==> flow/design.v <==
module invert (input wire i, output wire o);
   assign o = !i;
endmodule
module and2 (input wire i0, i1, output wire o);
  assign o = i0 & i1;
endmodule
module or2 (input wire i0, i1, output wire o);
  assign o = i0 | i1;
endmodule
module xor2 (input wire i0, i1, output wire o);
  assign o = i0 ^ i1;
endmodule
module and3 (input wire i0, i1, i2, output wire o);
   wire t;
   and2 and2_0 (i0, i1, t);
   and2 and2_1 (i2, t, o);
endmodule
module or3 (input wire i0, i1, i2, output wire o);
   wire t;
   or2 or2_0 (i0, i1, t);
   or2 or2_1 (i2, t, o);
endmodule
module xor3 (input wire i0, i1, i2, output wire o);
   wire t;
   xor2 xor2_0 (i0, i1, t);
   xor2 xor2_1 (i2, t, o);
endmodule
module and5(input wire i0, i1, i2, i3, i4, output wire o);
  wire t1;
  and3 a1(i0,i1,i2,t1);
  and3 a2(i3,i4,t1,o);
endmodule
module or5(input wire i0, i1, i2, i3, i4, output wire o);
  wire t1;
  or3 o1(i0,i1,i2,t1);
  or3 o2(i3,i4,t1,o);
endmodule
module mux2 (input wire i0, i1, j, output wire o);
  assign o = (j==0)?i0:i1;
endmodule
module mux4 (input wire [0:3] i, input wire j1, j0, output wire o);
  wire  t0, t1;
  mux2 mux2_0 (i[0], i[1], j0, t0);
  mux2 mux2_1 (i[2], i[3], j0, t1);
  mux2 mux2_2 (t0, t1, j1, o);
endmodule
module mux8 (input wire [0:7] i, input wire j2, j1, j0, output wire o);
  wire  t0, t1;
  mux4 mux4_0 (i[0:3], j1, j0, t0);
  mux4 mux4_1 (i[4:7], j1, j0, t1);
  mux2 mux2_0 (t0, t1, j2, o);
endmodule
module mux16 (input wire [0:15] i, input wire j3, j2, j1, j0, output wire o);
  wire  t0, t1;
  mux8 mux8_0 (i[0:7], j2, j1, j0, t0);
  mux8 mux8_1 (i[8:15], j2, j1, j0, t1);
  mux2 mux2_0 (t0, t1, j3, o);
endmodule
module demux2 (input wire i, j, output wire o0, o1);
  assign o0 = (j==0)?i:1'b0;
  assign o1 = (j==1)?i:1'b0;
endmodule
module demux4 (input wire i, input wire j1, j0, output wire [0:3] o);
  wire  t0, t1;
  demux2 demux2_0 (i, j1, t0, t1);
  demux2 demux2_1 (t0, j0, o[0], o[1]);
  demux2 demux2_2 (t1, j0, o[2], o[3]);
endmodule
module demux8 (input wire i, j2, j1, j0, output wire [0:7] o);
  wire  t0, t1;
  demux2 demux2_0 (i, j2, t0, t1);
  demux4 demux4_0 (t0, j1, j0, o[0:3]);
  demux4 demux4_1 (t1, j1, j0, o[4:7]);
endmodule
module demux16 (input wire i, j3, j2, j1, j0, output wire [0:15] o);
  wire  t0, t1;
  demux2 demux2_0 (i, j3, t0, t1);
  demux8 demux4_0 (t0, j2, j1, j0, o[0:7]);
  demux8 demux4_1 (t1, j2, j1, j0, o[8:15]);
endmodule
module df (input wire clk, in, output wire out);
  reg df_out;
  always@(posedge clk) df_out <= in;
  assign out = df_out;
endmodule
module dfr (input wire clk, reset, in, output wire out);
  wire reset_, df_in;
  invert invert_0 (reset, reset_);
  and2 and2_0 (in, reset_, df_in);
  df df_0 (clk, df_in, out);
endmodule
module dfr16 (input wire clk,reset, input wire [15:0] in, output wire [15:0] out);
  dfr d0(clk,reset, in[0], out[0]);
  dfr d1(clk,reset, in[1], out[1]);
  dfr d2(clk,reset, in[2], out[2]);
  dfr d3(clk,reset, in[3], out[3]);
  dfr d4(clk,reset, in[4], out[4]);
  dfr d5(clk,reset, in[5], out[5]);
  dfr d6(clk,reset, in[6], out[6]);
  dfr d7(clk,reset, in[7], out[7]);
  dfr d8(clk,reset, in[8], out[8]);
  dfr d9(clk,reset, in[9], out[9]);
  dfr d10(clk,reset, in[10], out[10]);
  dfr d11(clk,reset, in[11], out[11]);
  dfr d12(clk,reset, in[12], out[12]);
  dfr d13(clk,reset, in[13], out[13]);
  dfr d14(clk,reset, in[14], out[14]);
  dfr d15(clk,reset, in[15], out[15]);
endmodule
module dfrl (input wire clk, reset, load, in, output wire out);
  wire _in;
  mux2 mux2_0(out, in, load, _in);
  dfr dfr_1(clk, reset, _in, out);
endmodule
module ha(input wire i0, i1, output wire sum, cout);
  xor2 _i0(i0, i1, sum);
  and2 _i1(i0, i1, cout);
endmodule
module fa (input wire i0, i1, cin, output wire sum, cout);
   wire t0, t1, t2;
   xor3 _i0 (i0, i1, cin, sum);
   and2 _i1 (i0, i1, t0);
   and2 _i2 (i1, cin, t1);
   and2 _i3 (cin, i0, t2);
   or3 _i4 (t0, t1, t2, cout);
endmodule
module addsub (input wire addsub, i0, i1, cin, output wire sumdiff, cout);
  wire t;
  fa _i0 (i0, t, cin, sumdiff, cout);
  xor2 _i1 (i1, addsub, t);
endmodule
module bin_counter(input wire clk, reset, in, output wire[3:0] out);
    wire[3:0] t0,t1;
    dfrl d0(clk,reset,in,t0[0],out[0]);
    dfrl d1(clk,reset,in,t0[1],out[1]);
    dfrl d2(clk,reset,in,t0[2],out[2]);
    dfrl d3(clk,reset,in,t0[3],out[3]);
    ha h0(out[0],in,t0[0],t1[0]);
    ha h1(out[1],t1[0],t0[1],t1[1]);
    ha h2(out[2],t1[1],t0[2],t1[2]);
    ha h3(out[3],t1[2],t0[3],t1[3]);
endmodule
module reg_file_slice (input wire clk, reset, wr, rd, input wire [3:0] rd_addr, wr_addr, input wire d_in, output wire d_out);
	wire [0:15] t1,t2;
	wire t3;
	demux16 dm1(wr, wr_addr[3], wr_addr[2], wr_addr[1], wr_addr[0], t1);
	dfrl d0 (clk,reset,t1[0] ,d_in,t2[0]);
	dfrl d1 (clk,reset,t1[1] ,d_in,t2[1]);
	dfrl d2 (clk,reset,t1[2] ,d_in,t2[2]);
	dfrl d3 (clk,reset,t1[3] ,d_in,t2[3]);
	dfrl d4 (clk,reset,t1[4] ,d_in,t2[4]);
	dfrl d5 (clk,reset,t1[5] ,d_in,t2[5]);
	dfrl d6 (clk,reset,t1[6] ,d_in,t2[6]);
	dfrl d7 (clk,reset,t1[7] ,d_in,t2[7]);
	dfrl d8 (clk,reset,t1[8] ,d_in,t2[8]);
	dfrl d9 (clk,reset,t1[9] ,d_in,t2[9]);
	dfrl d10(clk,reset,t1[10],d_in,t2[10]);
	dfrl d11(clk,reset,t1[11],d_in,t2[11]);
	dfrl d12(clk,reset,t1[12],d_in,t2[12]);
	dfrl d13(clk,reset,t1[13],d_in,t2[13]);
	dfrl d14(clk,reset,t1[14],d_in,t2[14]);
    dfrl d15(clk,reset,t1[15],d_in,t2[15]);
	mux16 m1(t2, rd_addr[3], rd_addr[2], rd_addr[1], rd_addr[0], t3);
	and2 a1(t3, rd, d_out);
endmodule
module full_empty(input wire[3:0] front,rear, output wire full, empty);
	wire [3:0] t,out;
	wire t1,t2;
	addsub as1(1, front[0], rear[0], 1, out[0], t[0]);
	addsub as2(1, front[1], rear[1], t[0], out[1], t[1]);
	addsub as3(1, front[2], rear[2], t[1], out[2], t[2]);
	addsub as4(1, front[3], rear[3], t[2], out[3], t[3]);
	invert i1(t[3],t1);
	and5 a1(out[0],out[1],out[2],out[3],1'b1,full);
	or5 o1(out[0],out[1],out[2],out[3],t1,t2);
	invert i2(t2,empty);
endmodule
module memory(input wire clk, reset, wr, rd, input wire[3:0] wr_addr, rd_addr, input wire[15:0] d_in, output wire[15:0] d_out);
	reg_file_slice r0 (clk,reset,wr,rd,rd_addr,wr_addr,d_in[0], d_out[0]);
	reg_file_slice r1 (clk,reset,wr,rd,rd_addr,wr_addr,d_in[1], d_out[1]);
	reg_file_slice r2 (clk,reset,wr,rd,rd_addr,wr_addr,d_in[2], d_out[2]);
	reg_file_slice r3 (clk,reset,wr,rd,rd_addr,wr_addr,d_in[3], d_out[3]);
	reg_file_slice r4 (clk,reset,wr,rd,rd_addr,wr_addr,d_in[4], d_out[4]);
	reg_file_slice r5 (clk,reset,wr,rd,rd_addr,wr_addr,d_in[5], d_out[5]);
	reg_file_slice r6 (clk,reset,wr,rd,rd_addr,wr_addr,d_in[6], d_out[6]);
	reg_file_slice r7 (clk,reset,wr,rd,rd_addr,wr_addr,d_in[7], d_out[7]);
	reg_file_slice r8 (clk,reset,wr,rd,rd_addr,wr_addr,d_in[8], d_out[8]);
	reg_file_slice r9 (clk,reset,wr,rd,rd_addr,wr_addr,d_in[9], d_out[9]);
	reg_file_slice r10(clk,reset,wr,rd,rd_addr,wr_addr,d_in[10],d_out[10]);
	reg_file_slice r11(clk,reset,wr,rd,rd_addr,wr_addr,d_in[11],d_out[11]);
	reg_file_slice r12(clk,reset,wr,rd,rd_addr,wr_addr,d_in[12],d_out[12]);
	reg_file_slice r13(clk,reset,wr,rd,rd_addr,wr_addr,d_in[13],d_out[13]);
	reg_file_slice r14(clk,reset,wr,rd,rd_addr,wr_addr,d_in[14],d_out[14]);
	reg_file_slice r15(clk,reset,wr,rd,rd_addr,wr_addr,d_in[15],d_out[15]);
endmodule
module fifo(input wire clk,reset,wr,rd, input wire[15:0] d_in, output wire full,empty, output wire[15:0] d_out);
	wire[3:0] front,rear;
	wire[15:0] t;
	wire front_inc,rear_inc,full_,empty_;
	full_empty f0(front,rear,full,empty);
	invert i0(full,full_);
	invert i1(empty,empty_);
	and2 a1(wr,full_,front_inc);
	bin_counter bc0(clk,reset,front_inc,front);
	and2 a2(rd,empty_,rear_inc);
	bin_counter bc1(clk,reset,rear_inc,rear);
	memory m0(clk, reset, front_inc, rear_inc, front, rear, d_in, t);
	dfr16 d0(clk, reset, t, d_out);
endmodule
Subject: tool reports on fifo

Hi,

* Reports on fifo
Module fifo before and after one edit of its RTL, step after step.
"unedited" refers to lines of the RTL above, "edited" to lines of the edited file.
"difference" is "edited" less "unedited", of the values as shown; "relative change" is that difference over "unedited", in percent.
Library cell names are shortened.
The mark -- stands for no value.
- Top :: fifo
- Clock port :: clk
- Library :: sky130hd
- Corner :: tt_025C_1v80

* The edit
Unified diff, file above to edited file.
A script made this edit. It changes what the design does and was not meant as an optimisation.
#+begin_src diff
@@ -194,5 +194,9 @@
 	reg_file_slice r15(clk,reset,wr,rd,rd_addr,wr_addr,d_in[15],d_out[15]);
 endmodule
-module fifo(input wire clk,reset,wr,rd, input wire[15:0] d_in, output wire full,empty, output wire[15:0] d_out);
+module fifo(input wire clk,reset,wr,rd, input wire[15:0] d_in, output wire full,empty, output wire[15:0] d_out_pad);
+	wire [15:0] d_out;
+	reg [15:0] d_out_reg;
+	always @(posedge clk) d_out_reg <= d_out;
+	assign d_out_pad = d_out_reg;
 	wire[3:0] front,rear;
 	wire[15:0] t;
#+end_src

* Word-level counts
Source: Yosys, flattened and elaborated, memories not mapped. Widths are those after wreduce; folded enables and synchronous resets count as part of the registers. Registers that Yosys merges into a memory's read port (data or address) are not register bits. Print and check cells do not count. Equal cells are merged and count once.
** Storage and ports
- bits in registers :: unedited 280, edited 296, difference +16, relative change +5.71%
- input bits :: unedited 20, edited 20, difference 0, relative change 0.00%
- output and inout bits :: unedited 18, edited 18, difference 0, relative change 0.00%
- word-level cells :: unedited 1167, edited 1168, difference +1, relative change +0.09%
** Cells by class
- muxes and demuxes :: unedited 534, edited 534, difference 0, relative change 0.00%
- bitwise logic cells :: unedited 349, edited 349, difference 0, relative change 0.00%
- reduce/logical cells :: unedited 4, edited 4, difference 0, relative change 0.00%
Operator kinds equal on both sides are left out: 6.

* Depth
Longest topological path by Yosys (ltp), each cell counted once; first at word level (registers and memories cut), then after technology mapping (sequential cells cut; the memories' decode and read muxes count).
** Depth
- depth after elaboration :: unedited 23, edited 23, difference 0, relative change 0.00%
- ABC_AREA :: unedited 0, edited 0
- gate-level depth with buffers :: unedited 19, edited 19, difference 0, relative change 0.00%
- mapped depth without buffers :: unedited 16, edited 16, difference 0, relative change 0.00%

* After synthesis
Yosys stat after the flow's synthesis: flattened, memories mapped to cells. It holds for the ABC_AREA given above (unset counts as 0); a run with the other value may have another netlist.
** Synthesis totals
- mapped cells :: unedited 1399, edited 1399, difference 0, relative change 0.00%
- chip area (Yosys) (µm²) :: unedited 12234.2, edited 12394.4, difference +160.2, relative change +1.31%
- sequential part of the area (µm²) :: unedited 5605.4, edited 5925.7, difference +320.3, relative change +5.71%
- flip-flop cells :: unedited 280, edited 296, difference +16, relative change +5.71%
- buffer cells :: unedited 144, edited 128, difference -16, relative change -11.11%
** Cell types
- buf_4 :: unedited 39, edited 17, difference -22, relative change -56.41%
- dfxtp_1 :: unedited 280, edited 296, difference +16, relative change +5.71%
- buf_2 :: unedited 46, edited 56, difference +10, relative change +21.74%
- a21oi_1 :: unedited 253, edited 260, difference +7, relative change +2.77%
- a21oi_2 :: unedited 7, edited 0, difference -7, relative change -100.00%
- clkbuf_2 :: unedited 6, edited 1, difference -5, relative change -83.33%
- clkbuf_1 :: unedited 45, edited 47, difference +2, relative change +4.44%
- nand2_1 :: unedited 520, edited 519, difference -1, relative change -0.19%
- buf_6 :: unedited 7, edited 6, difference -1, relative change -14.29%
- or3_1 :: unedited 2, edited 1, difference -1, relative change -50.00%
- nand2b_1 :: unedited 1, edited 0, difference -1, relative change -100.00%
- nand2_2 :: unedited 0, edited 1, difference +1
- nand2b_2 :: unedited 0, edited 1, difference +1
- or3_4 :: unedited 0, edited 1, difference +1
Cell types equal on both sides are left out: 24.
By module: a second synthesis without flattening, with its own total; a netlist apart from the flattened one above.
** Second synthesis, totals
- cells (unflattened synthesis) :: unedited 1903, edited 1919, difference +16, relative change +0.84%
- area total of the unflattened synthesis (µm²) :: unedited 20410.8, edited 20731.1, difference +320.3, relative change +1.57%
Rows give one instance, submodules left out.
** Modules, unedited
- mux2 :: instances 504, cells 1, area 15.0 µm², sequential area 0.0 µm²
- df :: instances 280, cells 1, area 20.0 µm², sequential area 20.0 µm²
- demux2 :: instances 240, cells 2, area 16.3 µm², sequential area 0.0 µm²
- and2 :: instances 322, cells 1, area 6.3 µm², sequential area 0.0 µm²
- invert :: instances 284, cells 1, area 3.8 µm², sequential area 0.0 µm²
- xor2 :: instances 20, cells 1, area 8.8 µm², sequential area 0.0 µm²
- or2 :: instances 12, cells 1, area 6.3 µm², sequential area 0.0 µm²
- full_empty :: instances 1, cells 1, area 3.8 µm², sequential area 0.0 µm²
- addsub :: instances 4, cells 0, area 0.0 µm², sequential area 0.0 µm²
- and3 :: instances 2, cells 0, area 0.0 µm², sequential area 0.0 µm²
- and5 :: instances 1, cells 0, area 0.0 µm², sequential area 0.0 µm²
- bin_counter :: instances 2, cells 0, area 0.0 µm², sequential area 0.0 µm²
- demux16 :: instances 16, cells 0, area 0.0 µm², sequential area 0.0 µm²
- demux4 :: instances 64, cells 0, area 0.0 µm², sequential area 0.0 µm²
unedited: Modules not listed: 15.
** Modules, edited
- mux2 :: instances 504, cells 1, area 15.0 µm², sequential area 0.0 µm²
- df :: instances 280, cells 1, area 20.0 µm², sequential area 20.0 µm²
- demux2 :: instances 240, cells 2, area 16.3 µm², sequential area 0.0 µm²
- and2 :: instances 322, cells 1, area 6.3 µm², sequential area 0.0 µm²
- invert :: instances 284, cells 1, area 3.8 µm², sequential area 0.0 µm²
- fifo :: instances 1, cells 16, area 320.3 µm², sequential area 320.3 µm²
- xor2 :: instances 20, cells 1, area 8.8 µm², sequential area 0.0 µm²
- or2 :: instances 12, cells 1, area 6.3 µm², sequential area 0.0 µm²
- full_empty :: instances 1, cells 1, area 3.8 µm², sequential area 0.0 µm²
- addsub :: instances 4, cells 0, area 0.0 µm², sequential area 0.0 µm²
- and3 :: instances 2, cells 0, area 0.0 µm², sequential area 0.0 µm²
- and5 :: instances 1, cells 0, area 0.0 µm², sequential area 0.0 µm²
- bin_counter :: instances 2, cells 0, area 0.0 µm², sequential area 0.0 µm²
- demux16 :: instances 16, cells 0, area 0.0 µm², sequential area 0.0 µm²
edited: Modules not listed: 15.

* Worst setup path after synthesis
Source: OpenSTA report_checks on the synthesized netlist (no wires, ideal clock, input and output delay 20% of the period each), path of least setup slack; recovery checks are left aside. Register names are those of the netlist, which keeps one name where synthesis merged equal registers.
** Timing post-synthesis
- kind :: unedited register to output, edited register to output
- start :: unedited reg bc1.d1.dfr_1.df_0.df_out, edited reg bc1.d1.dfr_1.df_0.df_out
- end :: unedited out full, edited out full
- period (ps) :: unedited 5000, edited 5000, difference 0, relative change 0.00%
- external output delay (ps) :: unedited 1000, edited 1000, difference 0, relative change 0.00%
- launch time at the first pin (ps) :: unedited 0, edited 0, difference 0
- arrival (ps) :: unedited 2890, edited 2856, difference -34, relative change -1.18%
- required time (ps) :: unedited 4000, edited 4000, difference 0, relative change 0.00%
- path slack (ps) :: unedited 1110, edited 1144, difference +34
- path delay (ps) :: unedited 2890, edited 2856, difference -34, relative change -1.18%
- stages on the path :: unedited 13, edited 12, difference -1, relative change -7.69%
- path buffers :: unedited 5, edited 4, difference -1, relative change -20.00%
- synthesis period reached (ps) :: unedited 3890, edited 3856, difference -34, relative change -0.87%
"path delay" is the arrival time less input delay plus setup time.
A path that ends at an output port has no setup time.
"stages on the path": output pins that drive a net of the path, with the launching flip-flop's if there is one; two outputs of one cell count as two.
"synthesis period reached" = period - worst setup slack (recovery checks aside). The figure is calculated, with input and output delays left at 20% of the set period.
The rows between start and end are the longest chain of elaborated cells between them; the timing report does not say that the signal goes this way. Where chains are equally long, one stands for them.
Each line given opens the expression or statement behind the cell; cells for indexed reads and writes are added by Yosys, which also makes memories of some case tables.
Between the ends, post-synthesis, unedited:
- Path through :: dfxtp_1 -> buf_4 -> buf_4 -> buf_2 -> inv_1 -> fa_1 -> fa_1 -> inv_1 -> fa_1 -> nand4bb_1 -> buf_4 -> inv_2 -> buf_6
- Cells in the longest elaborated chain :: 9
- Elaborated cells between the ends (all ways) :: 16
- RTL lines with such cells :: 4
- Classes of those cells :: 16 x logic
** Ends and longest elaborated chain, post-synthesis, unedited
- from (decl) :: line 82 : reg df_out;
- from (assign) :: line 83 : always@(posedge clk) df_out <= in;
- NOT 1 bit
- AND 1 bit :: line 5 : assign o = i0 & i1;
- OR 1 bit (2 in a row) :: line 8 : assign o = i0 | i1;
- AND 1 bit :: line 5
- OR 1 bit (2 in a row) :: line 8
- XOR 1 bit :: line 11 : assign o = i0 ^ i1;
- AND 1 bit :: line 5
- to (decl) :: line 196 : module fifo(input wire clk,reset,wr,rd, input wire[15:0] d_in, output wire full,empty, output wire[15:0] d_out ...
Between the ends, post-synthesis, edited:
- Path through :: dfxtp_1 -> buf_2 -> buf_1 -> inv_1 -> fa_1 -> fa_1 -> inv_1 -> fa_1 -> nand4bb_1 -> buf_4 -> inv_2 -> buf_6
- Cells in the longest elaborated chain :: 9
- Elaborated cells between the ends (all ways) :: 16
- RTL lines with such cells :: 4
- Classes of those cells :: 16 x logic
** Ends and longest elaborated chain, post-synthesis, edited
- from (decl) :: line 82 : reg df_out;
- from (assign) :: line 83 : always@(posedge clk) df_out <= in;
- NOT 1 bit
- AND 1 bit :: line 5 : assign o = i0 & i1;
- OR 1 bit (2 in a row) :: line 8 : assign o = i0 | i1;
- AND 1 bit :: line 5
- OR 1 bit (2 in a row) :: line 8
- XOR 1 bit :: line 11 : assign o = i0 ^ i1;
- AND 1 bit :: line 5
- to (decl) :: line 196 : module fifo(input wire clk,reset,wr,rd, input wire[15:0] d_in, output wire full,empty, output wire[15:0] d_out ...

* Path in the finished layout
Path of least setup slack in the final report of the runs of set A (OpenROAD, finished layout, wires in). Where an end is a register, its clock arrival counts in the times.
The report prints the path's times to 10 ps; the period is as set.
** Timing after layout
- kind :: unedited register to output, edited register to output
- start :: unedited reg bc0.d0.dfr_1.df_0.df_out, edited reg bc0.d0.dfr_1.df_0.df_out
- end :: unedited out full, edited out full
- period (ps) :: unedited 4490, edited 4490, difference 0, relative change 0.00%
- external output delay (ps) :: unedited 900, edited 900, difference 0, relative change 0.00%
- launch time at the first pin (ps) :: unedited 540, edited 550, difference +10, relative change +1.85%
- arrival (ps) :: unedited 3380, edited 3380, difference 0, relative change 0.00%
- required time (ps) :: unedited 3590, edited 3590, difference 0, relative change 0.00%
- path slack (ps) :: unedited 220, edited 210, difference -10
- stages on the path :: unedited 11, edited 12, difference +1, relative change +9.09%
- path buffers :: unedited 1, edited 2, difference +1, relative change +100.00%
The rows between start and end are the longest chain of elaborated cells between them; the timing report does not say that the signal goes this way. Where chains are equally long, one stands for them.
Between the ends, after layout, unedited:
- Path through :: dfxtp_1 -> inv_1 -> ha_1 -> inv_1 -> fa_1 -> fa_1 -> inv_1 -> fa_1 -> nand4bb_1 -> inv_2 -> clkdlybuf4s50_1
- Cells in the longest elaborated chain :: 11
- Elaborated cells between the ends (all ways) :: 19
- RTL lines with such cells :: 3
- Classes of those cells :: 19 x logic
** Ends and longest elaborated chain, after layout, unedited
- from (decl) :: line 82 : reg df_out;
- from (assign) :: line 83 : always@(posedge clk) df_out <= in;
- AND 1 bit :: line 5 : assign o = i0 & i1;
- OR 1 bit (2 in a row) :: line 8 : assign o = i0 | i1;
- AND 1 bit :: line 5
- OR 1 bit (2 in a row) :: line 8
- AND 1 bit :: line 5
- OR 1 bit (2 in a row) :: line 8
- XOR 1 bit :: line 11 : assign o = i0 ^ i1;
- AND 1 bit :: line 5
- to (decl) :: line 196 : module fifo(input wire clk,reset,wr,rd, input wire[15:0] d_in, output wire full,empty, output wire[15:0] d_out ...
Between the ends, after layout, edited:
- Path through :: dfxtp_1 -> inv_1 -> ha_1 -> inv_1 -> fa_1 -> fa_1 -> inv_1 -> fa_1 -> nand4bb_1 -> buf_4 -> inv_2 -> clkdlybuf4s50_1
- Cells in the longest elaborated chain :: 11
- Elaborated cells between the ends (all ways) :: 19
- RTL lines with such cells :: 3
- Classes of those cells :: 19 x logic
** Ends and longest elaborated chain, after layout, edited
- from (decl) :: line 82 : reg df_out;
- from (assign) :: line 83 : always@(posedge clk) df_out <= in;
- AND 1 bit :: line 5 : assign o = i0 & i1;
- OR 1 bit (2 in a row) :: line 8 : assign o = i0 | i1;
- AND 1 bit :: line 5
- OR 1 bit (2 in a row) :: line 8
- AND 1 bit :: line 5
- OR 1 bit (2 in a row) :: line 8
- XOR 1 bit :: line 11 : assign o = i0 ^ i1;
- AND 1 bit :: line 5
- to (decl) :: line 196 : module fifo(input wire clk,reset,wr,rd, input wire[15:0] d_in, output wire full,empty, output wire[15:0] d_out ...

* Layout results
Both versions went through the flow (Yosys, OpenROAD) with the same settings in each pair. Constraints: input delay and output delay 20% of the set period each, output load 0.01 pF.
Flow settings, set A:
- CORE_UTILIZATION :: 40
- PLACE_DENSITY :: 0.6
- period_ns :: 4.49
- CAP_MARGIN :: 20
- CORE_MARGIN :: 2
- SLEW_MARGIN :: 20
** Measured results, set A
- area of the synthesized netlist (µm²) :: unedited 12234.2, edited 12394.4, difference +160.2, relative change +1.31%
- area inside the die boundary (µm²) :: unedited 31999.8, edited 32410.8, difference +411.0, relative change +1.28%
- standard-cell area of the final layout (µm²) :: unedited 13377.8, edited 13750.7, difference +372.9, relative change +2.79%
- utilization :: unedited 0.441, edited 0.45, difference +0.009
- worst setup slack after layout (ps) :: unedited 216, edited 213, difference -3
- total negative slack (ps) :: unedited 0, edited 0, difference 0
- lowest hold slack (ps) :: unedited 452, edited 323, difference -129
- overall power (uW) :: unedited 5630, edited 5932, difference +302, relative change +5.36%
- reached clock period (ps) :: unedited 4274, edited 4277, difference +3, relative change +0.07%
Flow settings, set B:
- CAP_MARGIN :: 30
- CELL_PAD_IN_SITES_GLOBAL_PLACEMENT :: 0
- CORE_ASPECT_RATIO :: 0.85
- CORE_MARGIN :: 6
- CORE_UTILIZATION :: 33
- CTS_CLUSTER_SIZE :: 71
- GPL_ROUTABILITY_DRIVEN :: 1
- MIN_ROUTING_LAYER :: met1
- TNS_END_PERCENT :: 10
- period_ns :: 6.95
- SLEW_MARGIN :: 20
** Measured results, set B
- area of the synthesized netlist (µm²) :: unedited 12234.2, edited 12394.4, difference +160.2, relative change +1.31%
- area inside the die boundary (µm²) :: unedited 41853.4, edited 42368.9, difference +515.5, relative change +1.23%
- standard-cell area of the final layout (µm²) :: unedited 13556.8, edited 13854.5, difference +297.7, relative change +2.20%
- utilization :: unedited 0.374, edited 0.379, difference +0.005
- worst setup slack after layout (ps) :: unedited 1700, edited 1526, difference -174
- total negative slack (ps) :: unedited 0, edited 0, difference 0
- lowest hold slack (ps) :: unedited 451, edited 326, difference -125
- overall power (uW) :: unedited 3654, edited 3780, difference +126, relative change +3.45%
- reached clock period (ps) :: unedited 5250, edited 5424, difference +174, relative change +3.31%
"reached clock period" means the clock period less the worst setup slack. The figure is calculated, with input and output delays left at 20% of the set period.
By "overall power" is meant OpenSTA's value without simulated activity: inputs other than the clock are taken to toggle once in ten clock periods, and the tool carries that through the logic.

Regards
